==> flow/design.v <==
`timescale  1ns/1ps
module mac_manual #(
    parameter DATA_WIDTH = 16
)(
    input clk, ce, rst,
    input [DATA_WIDTH-1:0] a, b, 
    input [DATA_WIDTH-1:0] tmp,
    output reg [DATA_WIDTH-1:0] data_out
); 
    always @(posedge clk) begin
        if(rst) begin
            data_out <= 0;
        end
        else begin
            data_out <= (a * b) + tmp;
        end
    end
endmodule
`timescale 1ns/1ps
module shift_register #(
    parameter DATA_WIDTH = 16,
    parameter size = 3
)(
    input clk, ce, rst,
    input [DATA_WIDTH-1:0] data_in,
    output [DATA_WIDTH-1:0] data_out
);
    reg [DATA_WIDTH-1:0] tmp[size-1:0];
    generate
        genvar l;
        for (l = 0; l < size; l = l + 1) begin
            always @(posedge clk) begin
                if (rst) begin
                    tmp[l] <= 'd0;
                end
                else if (ce) begin
                    if (l == 'd0) begin
                        tmp[l] <= data_in;  
                    end
                    else begin
                        tmp[l] <= tmp[l-1];
                    end
                end
            end
        end
    assign data_out = tmp[size-1];
    endgenerate
endmodule
`timescale 1ns/1ps
module convolver #(
    parameter DATA_WIDTH = 8,
    parameter INPUT_SIZE = 28,
    parameter KERNEL_SIZE = 3,
    parameter STRIDE = 1
) (
    input clk, ce, global_rst, 
    input [DATA_WIDTH-1:0] myInput,
    input [(KERNEL_SIZE*KERNEL_SIZE)*DATA_WIDTH-1:0] weight,
    input [DATA_WIDTH-1:0] bias,
    output [DATA_WIDTH-1:0] conv_op,
    output reg valid_conv, end_conv
);
    wire [DATA_WIDTH-1:0] weight_tmp [KERNEL_SIZE*KERNEL_SIZE-1:0];
    wire [DATA_WIDTH-1:0] tmp [KERNEL_SIZE*KERNEL_SIZE+1:0];
    generate 
        genvar j;
        for (j = 0; j < KERNEL_SIZE*KERNEL_SIZE; j = j + 1) begin
            assign weight_tmp[j][DATA_WIDTH-1:0] = weight[j*DATA_WIDTH +: DATA_WIDTH];
        end
    endgenerate
    assign tmp[0] = {DATA_WIDTH{1'b0}};
    generate 
        genvar i;
        for (i = 0; i < KERNEL_SIZE*KERNEL_SIZE; i = i + 1) begin: MAC
            if ((i + 1) % KERNEL_SIZE == 0) begin
                if (i == KERNEL_SIZE*KERNEL_SIZE-1) begin
                    mac_manual #(.DATA_WIDTH(DATA_WIDTH)) mac (
                        .clk(clk),
                        .ce(ce),
                        .rst(global_rst),
                        .a(myInput),
                        .b(weight_tmp[i]),
                        .tmp(tmp[i]),
                        .data_out(tmp[i+1])
                    );
                assign conv_op = tmp[i+1] + bias;
                end else begin
                    wire [DATA_WIDTH-1:0] tmp2;
                    mac_manual #(.DATA_WIDTH(DATA_WIDTH)) mac (
                        .clk(clk),
                        .ce(ce),
                        .rst(global_rst),
                        .a(myInput),
                        .b(weight_tmp[i]),
                        .tmp(tmp[i]),
                        .data_out(tmp2)
                    );
                    shift_register #(.DATA_WIDTH(DATA_WIDTH), .size(INPUT_SIZE-KERNEL_SIZE)) sr (
                        .clk(clk),
                        .ce(ce),
                        .rst(global_rst),
                        .data_in(tmp2),
                        .data_out(tmp[i+1])
                    );
                end
            end else begin
                mac_manual #(.DATA_WIDTH(DATA_WIDTH)) mac (
                    .clk(clk),
                    .ce(ce),
                    .rst(global_rst),
                    .a(myInput),
                    .b(weight_tmp[i]),
                    .tmp(tmp[i]),
                    .data_out(tmp[i+1])
                );
            end
        end
    endgenerate
    reg [$clog2(INPUT_SIZE):0] row_counter;
    reg [$clog2(INPUT_SIZE):0] col_counter;
    reg [$clog2(INPUT_SIZE*INPUT_SIZE):0] cycle_counter;
    always @(posedge clk) begin
        if (global_rst) begin
            row_counter <= 0;
            col_counter <= 0;
            cycle_counter <= 0;
        end else if (ce) begin
            if (col_counter + STRIDE >= INPUT_SIZE) begin
                col_counter <= 0;
                if (row_counter + STRIDE >= INPUT_SIZE) begin
                    row_counter <= 0;
                end else begin
                    row_counter <= row_counter + STRIDE;
                end
            end else begin
                col_counter <= col_counter + STRIDE;
            end
            cycle_counter <= cycle_counter + 1;
        end
    end
    always @(posedge clk) begin
        if (global_rst) begin
            valid_conv <= 0;
        end else if (ce) begin
            if ((row_counter >= KERNEL_SIZE-1 && row_counter < INPUT_SIZE && 
                 (row_counter - (KERNEL_SIZE-1)) % STRIDE == 0) &&
                (col_counter >= KERNEL_SIZE-1 && col_counter < INPUT_SIZE && 
                 (col_counter - (KERNEL_SIZE-1)) % STRIDE == 0)) begin
                valid_conv <= 1;
            end else begin
                valid_conv <= 0;
            end
        end
    end
    always @(posedge clk) begin
        if (global_rst) begin
            end_conv <= 0;
        end else if (ce && cycle_counter >= INPUT_SIZE*INPUT_SIZE) begin
            end_conv <= 1;
        end else begin
            end_conv <= 0;
        end
    end
endmodule
`timescale 1ns/1ps
module relu_activation #(
    parameter DATA_WIDTH = 16
)(
    input [DATA_WIDTH-1:0] data_in,
    output [DATA_WIDTH-1:0] data_out
);
    assign data_out = (data_in[DATA_WIDTH-1] == 1) ? 0 : data_in;
endmodule
`timescale 1ns / 1ps
module comparator2 #(
    parameter DATA_WIDTH = 16,
    parameter POOL_TYPE = 1
    )(
    input ce,
    input [DATA_WIDTH-1:0] in1,
    input [DATA_WIDTH-1:0] in2,
    output [DATA_WIDTH-1:0] comp_op
    ); 
    reg [DATA_WIDTH-1:0] temp;
    assign comp_op = ce ? temp : 'd0;
    always@(*)
    begin
        if(POOL_TYPE == 0)
        begin
            temp = in1 + in2;        
        end
        else begin
            temp = (in1 > in2) ? in1 : in2;
        end
    end
endmodule
`timescale 1ns / 1ps
module max_reg #(parameter DATA_WIDTH = 16) (
    input clk,
    input ce,
    input [DATA_WIDTH-1:0] data_in,
    input rst_m,
    input master_rst,
    output reg [DATA_WIDTH-1:0] reg_op
    );
    always@(posedge clk) 
    begin
    	if(master_rst)
    		reg_op <= 0;
    	else 
        begin
            if(ce) 
            begin
		   	  if(rst_m) begin
		    	 reg_op <=0;
		      end
		      else begin
		    	 reg_op <= data_in;
			 end
		    end
		end
	end
endmodule
`timescale 1ns / 1ps
module input_mux #(
    parameter DATA_WIDTH = 8
)(
    input [DATA_WIDTH-1:0] in1,
    input [DATA_WIDTH-1:0] in2,
    input [1:0] sel,
    output [DATA_WIDTH-1:0] op
    );
    assign op = (sel == 2'b01) ? in1 : ((sel == 2'b00) ? in2: 0);
endmodule
`timescale 1ns / 1ps
module control_logic2 #(
    parameter INPUT_SIZE = 9'h004,    
    parameter POOL_SIZE = 9'h002     
)(
    input clk,             
    input master_rst,       
    input ce,            
    output reg [1:0] sel, 
    output reg rst_m,     
    output reg op_en,      
    output reg load_sr,    
    output reg global_rst,  
    output reg end_op       
);
    integer row_count;
    integer col_count;
    integer count;
    integer nbgh_row_count;
    always @(posedge clk) begin
        if (master_rst) begin
            sel <= 2'b00;
            load_sr <= 0;
            rst_m <= 0;
            op_en <= 0;
            global_rst <= 1;
            end_op <= 0;
        end else begin
            if (((col_count + 1) % POOL_SIZE != 0) && (row_count == POOL_SIZE - 1) && 
                (col_count == POOL_SIZE * count + (POOL_SIZE - 2)) && ce) begin
                op_en <= 1;
            end else begin
                op_en <= 0;
            end
            if (ce) begin
                if ((nbgh_row_count == INPUT_SIZE / POOL_SIZE) && (count == INPUT_SIZE / POOL_SIZE - 1) &&
                    ((col_count + 1) % POOL_SIZE != 0) && (row_count == POOL_SIZE - 1) &&
                    (col_count == POOL_SIZE * count + (POOL_SIZE - 2))) begin
                    end_op <= 1;
                end
                if (((col_count + 1) % POOL_SIZE != 0) && (col_count == INPUT_SIZE - 2) && 
                    (row_count == POOL_SIZE - 1)) begin
                    global_rst <= 1;
                end else begin
                    global_rst <= 0;
                end
                if ((((col_count + 1) % POOL_SIZE == 0) && (count != INPUT_SIZE / POOL_SIZE - 1) && 
                    (row_count != POOL_SIZE - 1)) || ((col_count == INPUT_SIZE - 1) && 
                    (row_count == POOL_SIZE - 1))) begin
                    rst_m <= 1;
                end else begin
                    rst_m <= 0;
                end
                if (((col_count + 1) % POOL_SIZE != 0) && (col_count == INPUT_SIZE - 2) && 
                    (row_count == POOL_SIZE - 1)) begin
                    sel <= 2'b10;
                end else if ((((col_count) % POOL_SIZE == 0) && (count == INPUT_SIZE / POOL_SIZE - 1) && 
                            (row_count != POOL_SIZE - 1)) || 
                           (((col_count) % POOL_SIZE == 0) && (count != INPUT_SIZE / POOL_SIZE - 1) && 
                            (row_count == POOL_SIZE - 1))) begin
                    sel <= 2'b01;
                end else begin
                    sel <= 2'b00;
                end
                if ((((col_count + 1) % POOL_SIZE == 0) && (count == INPUT_SIZE / POOL_SIZE - 1)) || 
                    (((col_count + 1) % POOL_SIZE == 0) && (count != INPUT_SIZE / POOL_SIZE - 1))) begin
                    load_sr <= 1;
                end else begin
                    load_sr <= 0;
                end
            end
        end
    end
    always @(posedge clk) begin
        if (master_rst) begin
            row_count <= 0;
            col_count <= 32'hffffffff;
            count <= 32'hffffffff;
            nbgh_row_count <= 0;
        end else if (ce) begin
            if (global_rst) begin
                row_count <= 0;
                col_count <= 0;
                count <= 0;
                nbgh_row_count <= nbgh_row_count + 1;
            end else begin
                if (((col_count + 1) % POOL_SIZE == 0) && (count == INPUT_SIZE / POOL_SIZE - 1) && 
                    (row_count != POOL_SIZE - 1)) begin
                    col_count <= 0;
                    row_count <= row_count + 1;
                    count <= 0;
                end else begin
                    col_count <= col_count + 1;
                    if (((col_count + 1) % POOL_SIZE == 0) && (count != INPUT_SIZE / POOL_SIZE - 1)) begin
                        count <= count + 1;
                    end
                end
            end
        end
    end
endmodule
`timescale 1ns / 1ps
module pooler #(
    parameter INPUT_SIZE = 9'h004,               
    parameter POOL_SIZE = 9'h002,                
    parameter DATA_WIDTH = 16,                   
    parameter POOL_TYPE = 1                      
)(
    input clk,                                   
    input ce,                                    
    input master_rst,                            
    input [DATA_WIDTH-1:0] data_in,             
    output [DATA_WIDTH-1:0] data_out,           
    output valid_op,                             
    output end_op                                
);
    wire rst_m;                               
    wire load_sr;                              
    wire global_rst;                            
    wire [1:0] sel;                            
    wire [DATA_WIDTH-1:0] comp_op;              
    wire [DATA_WIDTH-1:0] sr_op;                
    wire [DATA_WIDTH-1:0] max_reg_op;            
    wire [DATA_WIDTH-1:0] div_op;               
    wire [DATA_WIDTH-1:0] mux_out;             
    control_logic2 #(.INPUT_SIZE(INPUT_SIZE), .POOL_SIZE(POOL_SIZE)) control_logic_inst (
        .clk(clk),
        .master_rst(master_rst),
        .ce(ce),
        .sel(sel),
        .rst_m(rst_m),
        .op_en(valid_op),
        .load_sr(load_sr),
        .global_rst(global_rst),
        .end_op(end_op)
    );
    comparator2 #(
        .DATA_WIDTH(DATA_WIDTH),
        .POOL_TYPE(POOL_TYPE)
    ) comparator_inst (
        .ce(ce),
        .in1(data_in),
        .in2(mux_out),
        .comp_op(comp_op)
    );
    max_reg #(
        .DATA_WIDTH(DATA_WIDTH)
    ) max_reg_inst (
        .clk(clk),
        .ce(ce),
        .data_in(comp_op),
        .rst_m(rst_m),
        .master_rst(master_rst),
        .reg_op(max_reg_op)
    );
    shift_register #(
        .DATA_WIDTH(DATA_WIDTH),
        .size(INPUT_SIZE / POOL_SIZE)
    ) shift_register_inst (
        .clk(clk),
        .ce(load_sr),
        .rst(global_rst && master_rst),
        .data_in(comp_op),
        .data_out(sr_op)
    );
    input_mux #(
        .DATA_WIDTH(DATA_WIDTH)
    ) mux_inst (
        .in1(sr_op),           
        .in2(max_reg_op),     
        .sel(sel),             
        .op(mux_out)      
    );
    assign div_op = max_reg_op / (POOL_SIZE * POOL_SIZE);
    assign data_out = POOL_TYPE ? max_reg_op : div_op;
endmodule
`timescale 1ns/1ps
module layer #(
    parameter DATA_WIDTH = 8,                  
    parameter INPUT_SIZE = 28,                  
    parameter KERNEL_SIZE = 3,                
    parameter POOL_SIZE = 2,                    
    parameter STRIDE = 1,                          
    parameter ACTIVATION_TYPE = 1'b1,        
    parameter POOL_TYPE = 1'b1                     
)(
    input clk, global_rst, ce,
    input [DATA_WIDTH-1:0] myInput,
    input [KERNEL_SIZE*KERNEL_SIZE*DATA_WIDTH-1:0] weight,
    input [DATA_WIDTH-1:0] bias,
    output [DATA_WIDTH-1:0] data_out,
    output valid_op, 
    output end_op
);
    wire[DATA_WIDTH-1:0] conv_op;
    wire [DATA_WIDTH-1:0] act_op;
    wire valid_conv, end_conv;
    wire valid_pooling;
    assign valid_pooling = valid_conv && (!end_conv);
    convolver #(
        .DATA_WIDTH(DATA_WIDTH), 
        .INPUT_SIZE(INPUT_SIZE), 
        .KERNEL_SIZE(KERNEL_SIZE), 
        .STRIDE(STRIDE)
    ) conv(
        .clk(clk),
        .ce(ce),
        .global_rst(global_rst),
        .myInput(myInput),
        .weight(weight),
        .bias(bias),
        .conv_op(conv_op),
        .valid_conv(valid_conv),
        .end_conv(end_conv)
    );
    relu_activation #(.DATA_WIDTH(DATA_WIDTH)) relu_act(
        .data_in(conv_op),
        .data_out(act_op)
    );
    pooler #(
        .INPUT_SIZE(INPUT_SIZE-KERNEL_SIZE+1),
        .POOL_SIZE(POOL_SIZE), 
        .DATA_WIDTH(DATA_WIDTH), 
        .POOL_TYPE(POOL_TYPE)
    ) max_pooling(
        .clk(clk),
        .ce(valid_pooling),
        .master_rst(global_rst),
        .data_in(act_op),
        .data_out(data_out),
        .valid_op(valid_op),
        .end_op(end_op)
    );
endmodule
# Reports on layer
# Module layer before and after one edit of its RTL, step after step.
# Lines under "orig" count in the file above, lines under "edited" in the edited file.
# "diff" is "edited" less "orig", of the values as shown; "change_rel_pct" is that difference over "orig", in percent.
# The mark -- stands for no value.
dict set report design {
  top_module {layer}
  clock_port {clk}
  cell_library {sky130hd}
  pvt_corner {tt_025C_1v80}
}

# The edit
# Unified diff, file above to edited file.
# The edited RTL no longer does the same as the RTL above: the edit was made by script, with no optimisation intended.
# begin of diff
@@ -412,5 +412,5 @@
 module layer #(
     parameter DATA_WIDTH = 8,                  
-    parameter INPUT_SIZE = 28,                  
+    parameter INPUT_SIZE = 42,                  
     parameter KERNEL_SIZE = 3,                
     parameter POOL_SIZE = 2,                    
# end of diff

# Word-level counts
# Yosys after proc, flatten, opt, wreduce and memory -nomap, before mapping. Print and check cells are not counted. Equal cells are merged and count once.
# item orig edited diff change_rel_pct
set classes {}
lappend classes {add_sub_neg 16 16 0 0.00}
lappend classes {multipliers 9 9 0 0.00}
lappend classes {div_mod_pow 0 0 0 --}
lappend classes {cmp 8 8 0 0.00}
lappend classes {equal 9 9 0 0.00}
lappend classes {n_shift 0 0 0 --}
lappend classes {mux 23 23 0 0.00}
lappend classes {bitwise 2 2 0 0.00}
lappend classes {n_reduce_logical 39 39 0 0.00}
# op orig edited diff change_rel_pct
set op_table {}
lappend op_table {{adder 6 x 1 -> 7 bit (second input constant)} 2 0 -2 -100.00}
lappend op_table {{equality test 32 x 5 -> 1 bit (second input constant)} 2 0 -2 -100.00}
lappend op_table {{greater-or-equal comparator 6 x 2 -> 1 bit (second input constant)} 2 0 -2 -100.00}
lappend op_table {{< comparator 6 x 5 -> 1 bit (second input constant)} 2 0 -2 -100.00}
lappend op_table {{2-to-1 mux 6 bit} 2 0 -2 -100.00}
lappend op_table {{2-to-1 mux 7 bit} 1 3 2 200.00}
lappend op_table {{adder 7 x 1 -> 8 bit (second input constant)} 0 2 2 --}
lappend op_table {{equality test 32 x 7 -> 1 bit (second input constant)} 0 2 2 --}
lappend op_table {{greater-or-equal comparator 7 x 2 -> 1 bit (second input constant)} 0 2 2 --}
lappend op_table {{< comparator 7 x 6 -> 1 bit (second input constant)} 0 2 2 --}
lappend op_table {{adder 11 x 1 -> 11 bit (second input constant)} 1 0 -1 -100.00}
lappend op_table {{greater-or-equal comparator 11 x 10 -> 1 bit (second input constant)} 1 0 -1 -100.00}
lappend op_table {{greater-or-equal comparator 32 x 5 -> 1 bit (second input constant)} 1 0 -1 -100.00}
lappend op_table {{greater-or-equal comparator 7 x 5 -> 1 bit (second input constant)} 1 0 -1 -100.00}
lappend op_table {{inequality test 32 x 5 -> 1 bit (second input constant)} 1 0 -1 -100.00}
lappend op_table {{adder 12 x 1 -> 12 bit (second input constant)} 0 1 1 --}
lappend op_table {{greater-or-equal comparator 12 x 11 -> 1 bit (second input constant)} 0 1 1 --}
lappend op_table {{greater-or-equal comparator 32 x 6 -> 1 bit (second input constant)} 0 1 1 --}
lappend op_table {{greater-or-equal comparator 8 x 6 -> 1 bit (second input constant)} 0 1 1 --}
lappend op_table {{inequality test 32 x 6 -> 1 bit (second input constant)} 0 1 1 --}
lappend op_table {{logical AND 1 bit} 24 24 0 0.00}
lappend op_table {{adder 8 bit} 9 9 0 0.00}
lappend op_table {{multiplier 8 x 8 -> 8 bit} 9 9 0 0.00}
lappend op_table {{2-to-1 mux 1 bit} 7 7 0 0.00}
lappend op_table {{2-to-1 mux 32 bit} 7 7 0 0.00}
lappend op_table {{2-to-1 mux 8 bit} 5 5 0 0.00}
lappend op_table {{AND reduction 2 bit} 5 5 0 0.00}
lappend op_table {{adder 32 x 2 -> 32 bit (second input constant)} 4 4 0 0.00}
# The list need not be complete.
# item orig edited diff change_rel_pct
set bits {}
lappend bits {register_bits 744 1027 283 38.04}
lappend bits {latch_bits 0 0 0 --}
lappend bits {ram_bits 0 0 0 --}
lappend bits {romBits 0 0 0 --}
lappend bits {clocked_rd_ports_x_width 0 0 0 --}
lappend bits {n_memories 0 0 0 --}
lappend bits {inputBits 91 91 0 0.00}
lappend bits {output_inout_bits 10 10 0 0.00}
lappend bits {elab_cells 194 229 35 18.04}

# Longest topological paths
# Yosys ltp: most cells in a row. Word level: on the elaborated netlist, between registers, memories and ports. Mapped: between sequential cells and ports; inverters and the memories' decode and read muxes count.
# item orig edited diff change_rel_pct
set depth {}
lappend depth {depth_word 7 7 0 0.00}
lappend depth {abc_area 0 0 -- --}
lappend depth {mapped_depth 20 20 0 0.00}

# Synthesis result
# Yosys stat after the flow's synthesis: flattened, memories mapped to cells. It holds for the ABC_AREA given above (unset counts as 0); a run with the other value may have another netlist.
# cell orig edited diff change_rel_pct
set types {}
lappend types {sky130_fd_sc_hd__nor2_1 645 936 291 45.12}
lappend types {sky130_fd_sc_hd__dfxtp_1 744 1027 283 38.04}
lappend types {sky130_fd_sc_hd__mux2i_1 502 780 278 55.38}
lappend types {sky130_fd_sc_hd__clkbuf_1 153 205 52 33.99}
lappend types {sky130_fd_sc_hd__buf_1 53 83 30 56.60}
lappend types {sky130_fd_sc_hd__xor2_1 130 105 -25 -19.23}
lappend types {sky130_fd_sc_hd__xnor2_1 164 188 24 14.63}
lappend types {sky130_fd_sc_hd__nand3_1 53 67 14 26.42}
lappend types {sky130_fd_sc_hd__nand4_1 47 60 13 27.66}
lappend types {sky130_fd_sc_hd__and2_1 137 148 11 8.03}
lappend types {sky130_fd_sc_hd__o211ai_1 2 13 11 550.00}
lappend types {sky130_fd_sc_hd__nand2_1 285 276 -9 -3.16}
lappend types {sky130_fd_sc_hd__a31oi_1 5 14 9 180.00}
lappend types {sky130_fd_sc_hd__and3_1 23 30 7 30.43}
lappend types {sky130_fd_sc_hd__nor3_1 22 29 7 31.82}
lappend types {sky130_fd_sc_hd__buf_2 7 13 6 85.71}
lappend types {sky130_fd_sc_hd__nor3_2 7 1 -6 -85.71}
lappend types {sky130_fd_sc_hd__o21ai_1 6 0 -6 -100.00}
# The list need not be complete.
# item orig edited diff change_rel_pct
set synth_totals {}
lappend synth_totals {cells 4086 5066 980 23.98}
lappend synth_totals {yosys_area_um2 38172.9 48180.0 10007.1 26.22}
lappend synth_totals {seq_area_um2 14894.3 20559.7 5665.4 38.04}
lappend synth_totals {ff_cells 744 1027 283 38.04}
lappend synth_totals {n_buf 222 304 82 36.94}
# By module: a second synthesis without flattening, with its own total; a netlist apart from the flattened one above.
# item orig edited diff change_rel_pct
set unflattened {}
lappend unflattened {hier_cells 4076 4979 903 22.15}
lappend unflattened {hier_area_um2 39395.3 49757.7 10362.4 26.30}
# Each row is one instance without its submodules.
# module n_inst n_cells area_um2 mod_seq_area_um2
set by_module_orig {}
lappend by_module_orig {shift_register 2 644 7191.9 4003.8}
lappend by_module_orig {{mac_manual #(DATA_WIDTH=8)} 9 141 1275.0 160.2}
lappend by_module_orig {control_logic2 1 893 7380.8 2702.6}
lappend by_module_orig {shift_register 1 336 3707.3 2082.0}
lappend by_module_orig {convolver 1 185 1574.0 500.5}
lappend by_module_orig {{max_reg #(DATA_WIDTH=8)} 1 34 340.3 160.2}
lappend by_module_orig {comparator2 1 42 334.1 0.0}
lappend by_module_orig {{input_mux #(DATA_WIDTH=8)} 1 18 125.1 0.0}
lappend by_module_orig {{relu_activation #(DATA_WIDTH=8)} 1 9 55.1 0.0}
lappend by_module_orig {layer 1 1 13.8 0.0}
lappend by_module_orig {pooler 1 1 6.3 0.0}
# module n_inst n_cells area_um2 mod_seq_area_um2
set by_module_edited {}
lappend by_module_edited {shift_register 2 1006 11295.8 6246.0}
lappend by_module_edited {{mac_manual #(DATA_WIDTH=8)} 9 140 1282.5 160.2}
lappend by_module_edited {control_logic2 1 861 7169.4 2702.6}
lappend by_module_edited {shift_register 1 516 5693.0 3203.1}
lappend by_module_edited {convolver 1 225 1886.8 560.5}
lappend by_module_edited {{max_reg #(DATA_WIDTH=8)} 1 34 340.3 160.2}
lappend by_module_edited {comparator2 1 42 334.1 0.0}
lappend by_module_edited {{input_mux #(DATA_WIDTH=8)} 1 18 125.1 0.0}
lappend by_module_edited {{relu_activation #(DATA_WIDTH=8)} 1 9 55.1 0.0}
lappend by_module_edited {layer 1 1 13.8 0.0}
lappend by_module_edited {pooler 1 1 6.3 0.0}

# Timing after synthesis
# Path of least setup slack by OpenSTA after synthesis, without wires, with an ideal clock, recovery checks aside; 20% of the period is set as input and as output delay. Where synthesis merged equal registers, the netlist keeps one of their names.
# item orig edited diff change_rel_pct
set synth_timing {}
lappend synth_timing {path_kind input-to-reg input-to-reg -- --}
lappend synth_timing {start {input myInput[3]} {input myInput[3]} -- --}
lappend synth_timing {end {register conv.MAC[8].genblk1.genblk1.mac.data_out[7]} {register conv.MAC[4].genblk1.mac.data_out[7]} -- --}
lappend synth_timing {clock_period_ns 5.0 5.0 0.0 0.00}
lappend synth_timing {input_delay_ns 1.000 1.000 0.000 0.00}
lappend synth_timing {arrival_ns 4.862 4.844 -0.018 -0.37}
lappend synth_timing {t_required_ns 4.872 4.872 0.000 0.00}
lappend synth_timing {path_slack_ns 0.011 0.029 0.018 --}
lappend synth_timing {path_delay_ns 3.990 3.972 -0.018 -0.45}
lappend synth_timing {path_stages 17 17 0 0.00}
lappend synth_timing {path_buffers 3 3 0 0.00}
lappend synth_timing {synth_period_reached_ns 4.989 4.971 -0.018 -0.36}
# "path_delay_ns" is the arrival time less input delay plus setup time.
# "path_stages": output pins that drive a net of the path, with the launching flip-flop's if there is one; two outputs of one cell count as two.
# "synth_period_reached_ns" is the clock period less the worst setup slack; recovery checks do not enter. This is arithmetic on one report: input and output delays are still those of the set period (20% each).
# Between the ends stands the longest chain of elaborated cells between them, by number of cells; it is not shown to be the way that was timed. Of several equally long chains one is given.
# A line is the first line of the expression or statement that the cell stems from. Yosys adds cells for indexed reads and writes and turns some case tables into memories.
dict set report synth_between_orig {
  cell_sequence {sky130_fd_sc_hd__clkbuf_1 sky130_fd_sc_hd__clkbuf_1 sky130_fd_sc_hd__clkbuf_1 sky130_fd_sc_hd__nand2_1 sky130_fd_sc_hd__fa_1 sky130_fd_sc_hd__inv_1 sky130_fd_sc_hd__fa_1 sky130_fd_sc_hd__ha_1 sky130_fd_sc_hd__inv_1 sky130_fd_sc_hd__fa_1 sky130_fd_sc_hd__inv_1 sky130_fd_sc_hd__fa_1 sky130_fd_sc_hd__a21o_1 sky130_fd_sc_hd__a21oi_1 sky130_fd_sc_hd__xnor2_1 sky130_fd_sc_hd__xnor2_1 sky130_fd_sc_hd__nor2_1}
  elab_chain_cells 2
}
# item line
set synth_lines_orig {}
lappend synth_lines_orig {{start, declared} 422} ;# input [DATA_WIDTH-1:0] myInput,
lappend synth_lines_orig {{multiplier 8 x 8 -> 8 bit} 15} ;# data_out <= (a * b) + tmp;
lappend synth_lines_orig {{adder 8 bit} 15}
lappend synth_lines_orig {{end, assigned} 12} ;# data_out <= 0;
lappend synth_lines_orig {{end, assigned} 15}
lappend synth_lines_orig {{end, declared} 8} ;# output reg [DATA_WIDTH-1:0] data_out
dict set report synth_between_edited {
  cell_sequence {sky130_fd_sc_hd__clkbuf_1 sky130_fd_sc_hd__clkbuf_1 sky130_fd_sc_hd__clkbuf_1 sky130_fd_sc_hd__nand2_1 sky130_fd_sc_hd__fa_1 sky130_fd_sc_hd__fa_1 sky130_fd_sc_hd__inv_1 sky130_fd_sc_hd__ha_1 sky130_fd_sc_hd__inv_1 sky130_fd_sc_hd__fa_1 sky130_fd_sc_hd__inv_1 sky130_fd_sc_hd__fa_1 sky130_fd_sc_hd__a21o_1 sky130_fd_sc_hd__a21oi_1 sky130_fd_sc_hd__xnor2_1 sky130_fd_sc_hd__xnor2_1 sky130_fd_sc_hd__nor2_1}
  elab_chain_cells 2
}
# item line
set synth_lines_edited {}
lappend synth_lines_edited {{start, declared} 422} ;# input [DATA_WIDTH-1:0] myInput,
lappend synth_lines_edited {{multiplier 8 x 8 -> 8 bit} 15} ;# data_out <= (a * b) + tmp;
lappend synth_lines_edited {{adder 8 bit} 15}
lappend synth_lines_edited {{end, assigned} 12} ;# data_out <= 0;
lappend synth_lines_edited {{end, assigned} 15}
lappend synth_lines_edited {{end, declared} 8} ;# output reg [DATA_WIDTH-1:0] data_out

# Path in the finished layout
# Path of least setup slack in the final report of the runs of pair 1 (OpenROAD, finished layout, wires in). Where an end is a register, its clock arrival counts in the times.
# item orig edited diff change_rel_pct
set layout_timing {}
lappend layout_timing {path_kind input-to-reg input-to-reg -- --}
lappend layout_timing {start {input myInput[3]} {input myInput[3]} -- --}
lappend layout_timing {end {register conv.MAC[1].genblk1.mac.data_out[7]} {register conv.MAC[8].genblk1.genblk1.mac.data_out[7]} -- --}
lappend layout_timing {clock_period_ns 5.0 5.0 0.0 0.00}
lappend layout_timing {input_delay_ns 1.00 1.00 0.00 0.00}
lappend layout_timing {arrival_ns 4.91 4.87 -0.04 -0.81}
lappend layout_timing {t_required_ns 5.48 5.53 0.05 0.91}
lappend layout_timing {path_slack_ns 0.57 0.66 0.09 --}
lappend layout_timing {path_stages 17 16 -1 -5.88}
lappend layout_timing {path_buffers 3 2 -1 -33.33}
# Between the ends stands the longest chain of elaborated cells between them, by number of cells; it is not shown to be the way that was timed. Of several equally long chains one is given.
dict set report layout_between_orig {
  cell_sequence {sky130_fd_sc_hd__clkdlybuf4s50_1 sky130_fd_sc_hd__buf_12 sky130_fd_sc_hd__buf_12 sky130_fd_sc_hd__nand2_1 sky130_fd_sc_hd__fa_1 sky130_fd_sc_hd__fa_1 sky130_fd_sc_hd__inv_1 sky130_fd_sc_hd__ha_1 sky130_fd_sc_hd__inv_1 sky130_fd_sc_hd__fa_1 sky130_fd_sc_hd__fa_1 sky130_fd_sc_hd__inv_1 sky130_fd_sc_hd__a21o_1 sky130_fd_sc_hd__a21oi_1 sky130_fd_sc_hd__xnor2_1 sky130_fd_sc_hd__xnor2_1 sky130_fd_sc_hd__nor2_1}
  elab_chain_cells 2
}
# item line
set layout_lines_orig {}
lappend layout_lines_orig {{start, declared} 422} ;# input [DATA_WIDTH-1:0] myInput,
lappend layout_lines_orig {{multiplier 8 x 8 -> 8 bit} 15} ;# data_out <= (a * b) + tmp;
lappend layout_lines_orig {{adder 8 bit} 15}
lappend layout_lines_orig {{end, assigned} 12} ;# data_out <= 0;
lappend layout_lines_orig {{end, assigned} 15}
lappend layout_lines_orig {{end, declared} 8} ;# output reg [DATA_WIDTH-1:0] data_out
dict set report layout_between_edited {
  cell_sequence {sky130_fd_sc_hd__clkdlybuf4s50_1 sky130_fd_sc_hd__buf_12 sky130_fd_sc_hd__nand2_1 sky130_fd_sc_hd__fa_1 sky130_fd_sc_hd__inv_1 sky130_fd_sc_hd__fa_1 sky130_fd_sc_hd__ha_1 sky130_fd_sc_hd__inv_1 sky130_fd_sc_hd__fa_1 sky130_fd_sc_hd__inv_1 sky130_fd_sc_hd__fa_1 sky130_fd_sc_hd__a21o_1 sky130_fd_sc_hd__a21oi_1 sky130_fd_sc_hd__xnor2_1 sky130_fd_sc_hd__xnor2_1 sky130_fd_sc_hd__nor2_1}
  elab_chain_cells 2
}
# item line
set layout_lines_edited {}
lappend layout_lines_edited {{start, declared} 422} ;# input [DATA_WIDTH-1:0] myInput,
lappend layout_lines_edited {{multiplier 8 x 8 -> 8 bit} 15} ;# data_out <= (a * b) + tmp;
lappend layout_lines_edited {{adder 8 bit} 15}
lappend layout_lines_edited {{end, assigned} 12} ;# data_out <= 0;
lappend layout_lines_edited {{end, assigned} 15}
lappend layout_lines_edited {{end, declared} 8} ;# output reg [DATA_WIDTH-1:0] data_out

# Flow runs
# Runs of the flow (Yosys, OpenROAD) on both versions; the two runs of a pair have the same settings. The constraints put input and output delay at 20% of the set period each and load the outputs with 0.01 pF.
dict set report settings_pair_1 {
  CORE_UTILIZATION 40
  period_ns 5.0
  CAP_MARGIN 20
  CORE_MARGIN 2
  SLEW_MARGIN 20
}
# item orig edited diff change_rel_pct
set results_pair_1 {}
lappend results_pair_1 {synth_area_um2 38172.9 48180.0 10007.1 26.22}
lappend results_pair_1 {die_um2 97918.9 123243.0 25324.1 25.86}
lappend results_pair_1 {finish.stdcell_area_um2 43434.2 54727.5 11293.3 26.00}
lappend results_pair_1 {final_util_pct 45.9 45.7 -0.2 --}
lappend results_pair_1 {setup_ws_ns 0.567 0.657 0.090 --}
lappend results_pair_1 {setupTns_ns 0.000 0.000 0.000 --}
lappend results_pair_1 {final_hold_ws_ns 0.470 0.463 -0.007 --}
lappend results_pair_1 {achieved_period_ns 4.433 4.343 -0.090 -2.03}
dict set report settings_pair_2 {
  CAP_MARGIN 5
  CELL_PAD_IN_SITES_GLOBAL_PLACEMENT 3
  CORE_MARGIN 2
  CORE_UTILIZATION 30
  CTS_CLUSTER_DIAMETER 251
  PLACE_DENSITY_LB_ADDON 0.22
  SLEW_MARGIN 10
  period_ns 4.14
}
# item orig edited diff change_rel_pct
set results_pair_2 {}
lappend results_pair_2 {synth_area_um2 38172.9 48180.0 10007.1 26.22}
lappend results_pair_2 {die_um2 130112.0 163823.0 33711.0 25.91}
lappend results_pair_2 {finish.stdcell_area_um2 45581.2 56943.4 11362.2 24.93}
lappend results_pair_2 {final_util_pct 36.2 35.6 -0.6 --}
lappend results_pair_2 {setup_ws_ns 0.171 0.160 -0.011 --}
lappend results_pair_2 {setupTns_ns 0.000 0.000 0.000 --}
lappend results_pair_2 {final_hold_ws_ns 0.459 0.461 0.002 --}
lappend results_pair_2 {achieved_period_ns 3.969 3.980 0.011 0.28}
# "achieved_period_ns" means the clock period less the worst setup slack. The figure is calculated, with input and output delays left at 20% of the set period.
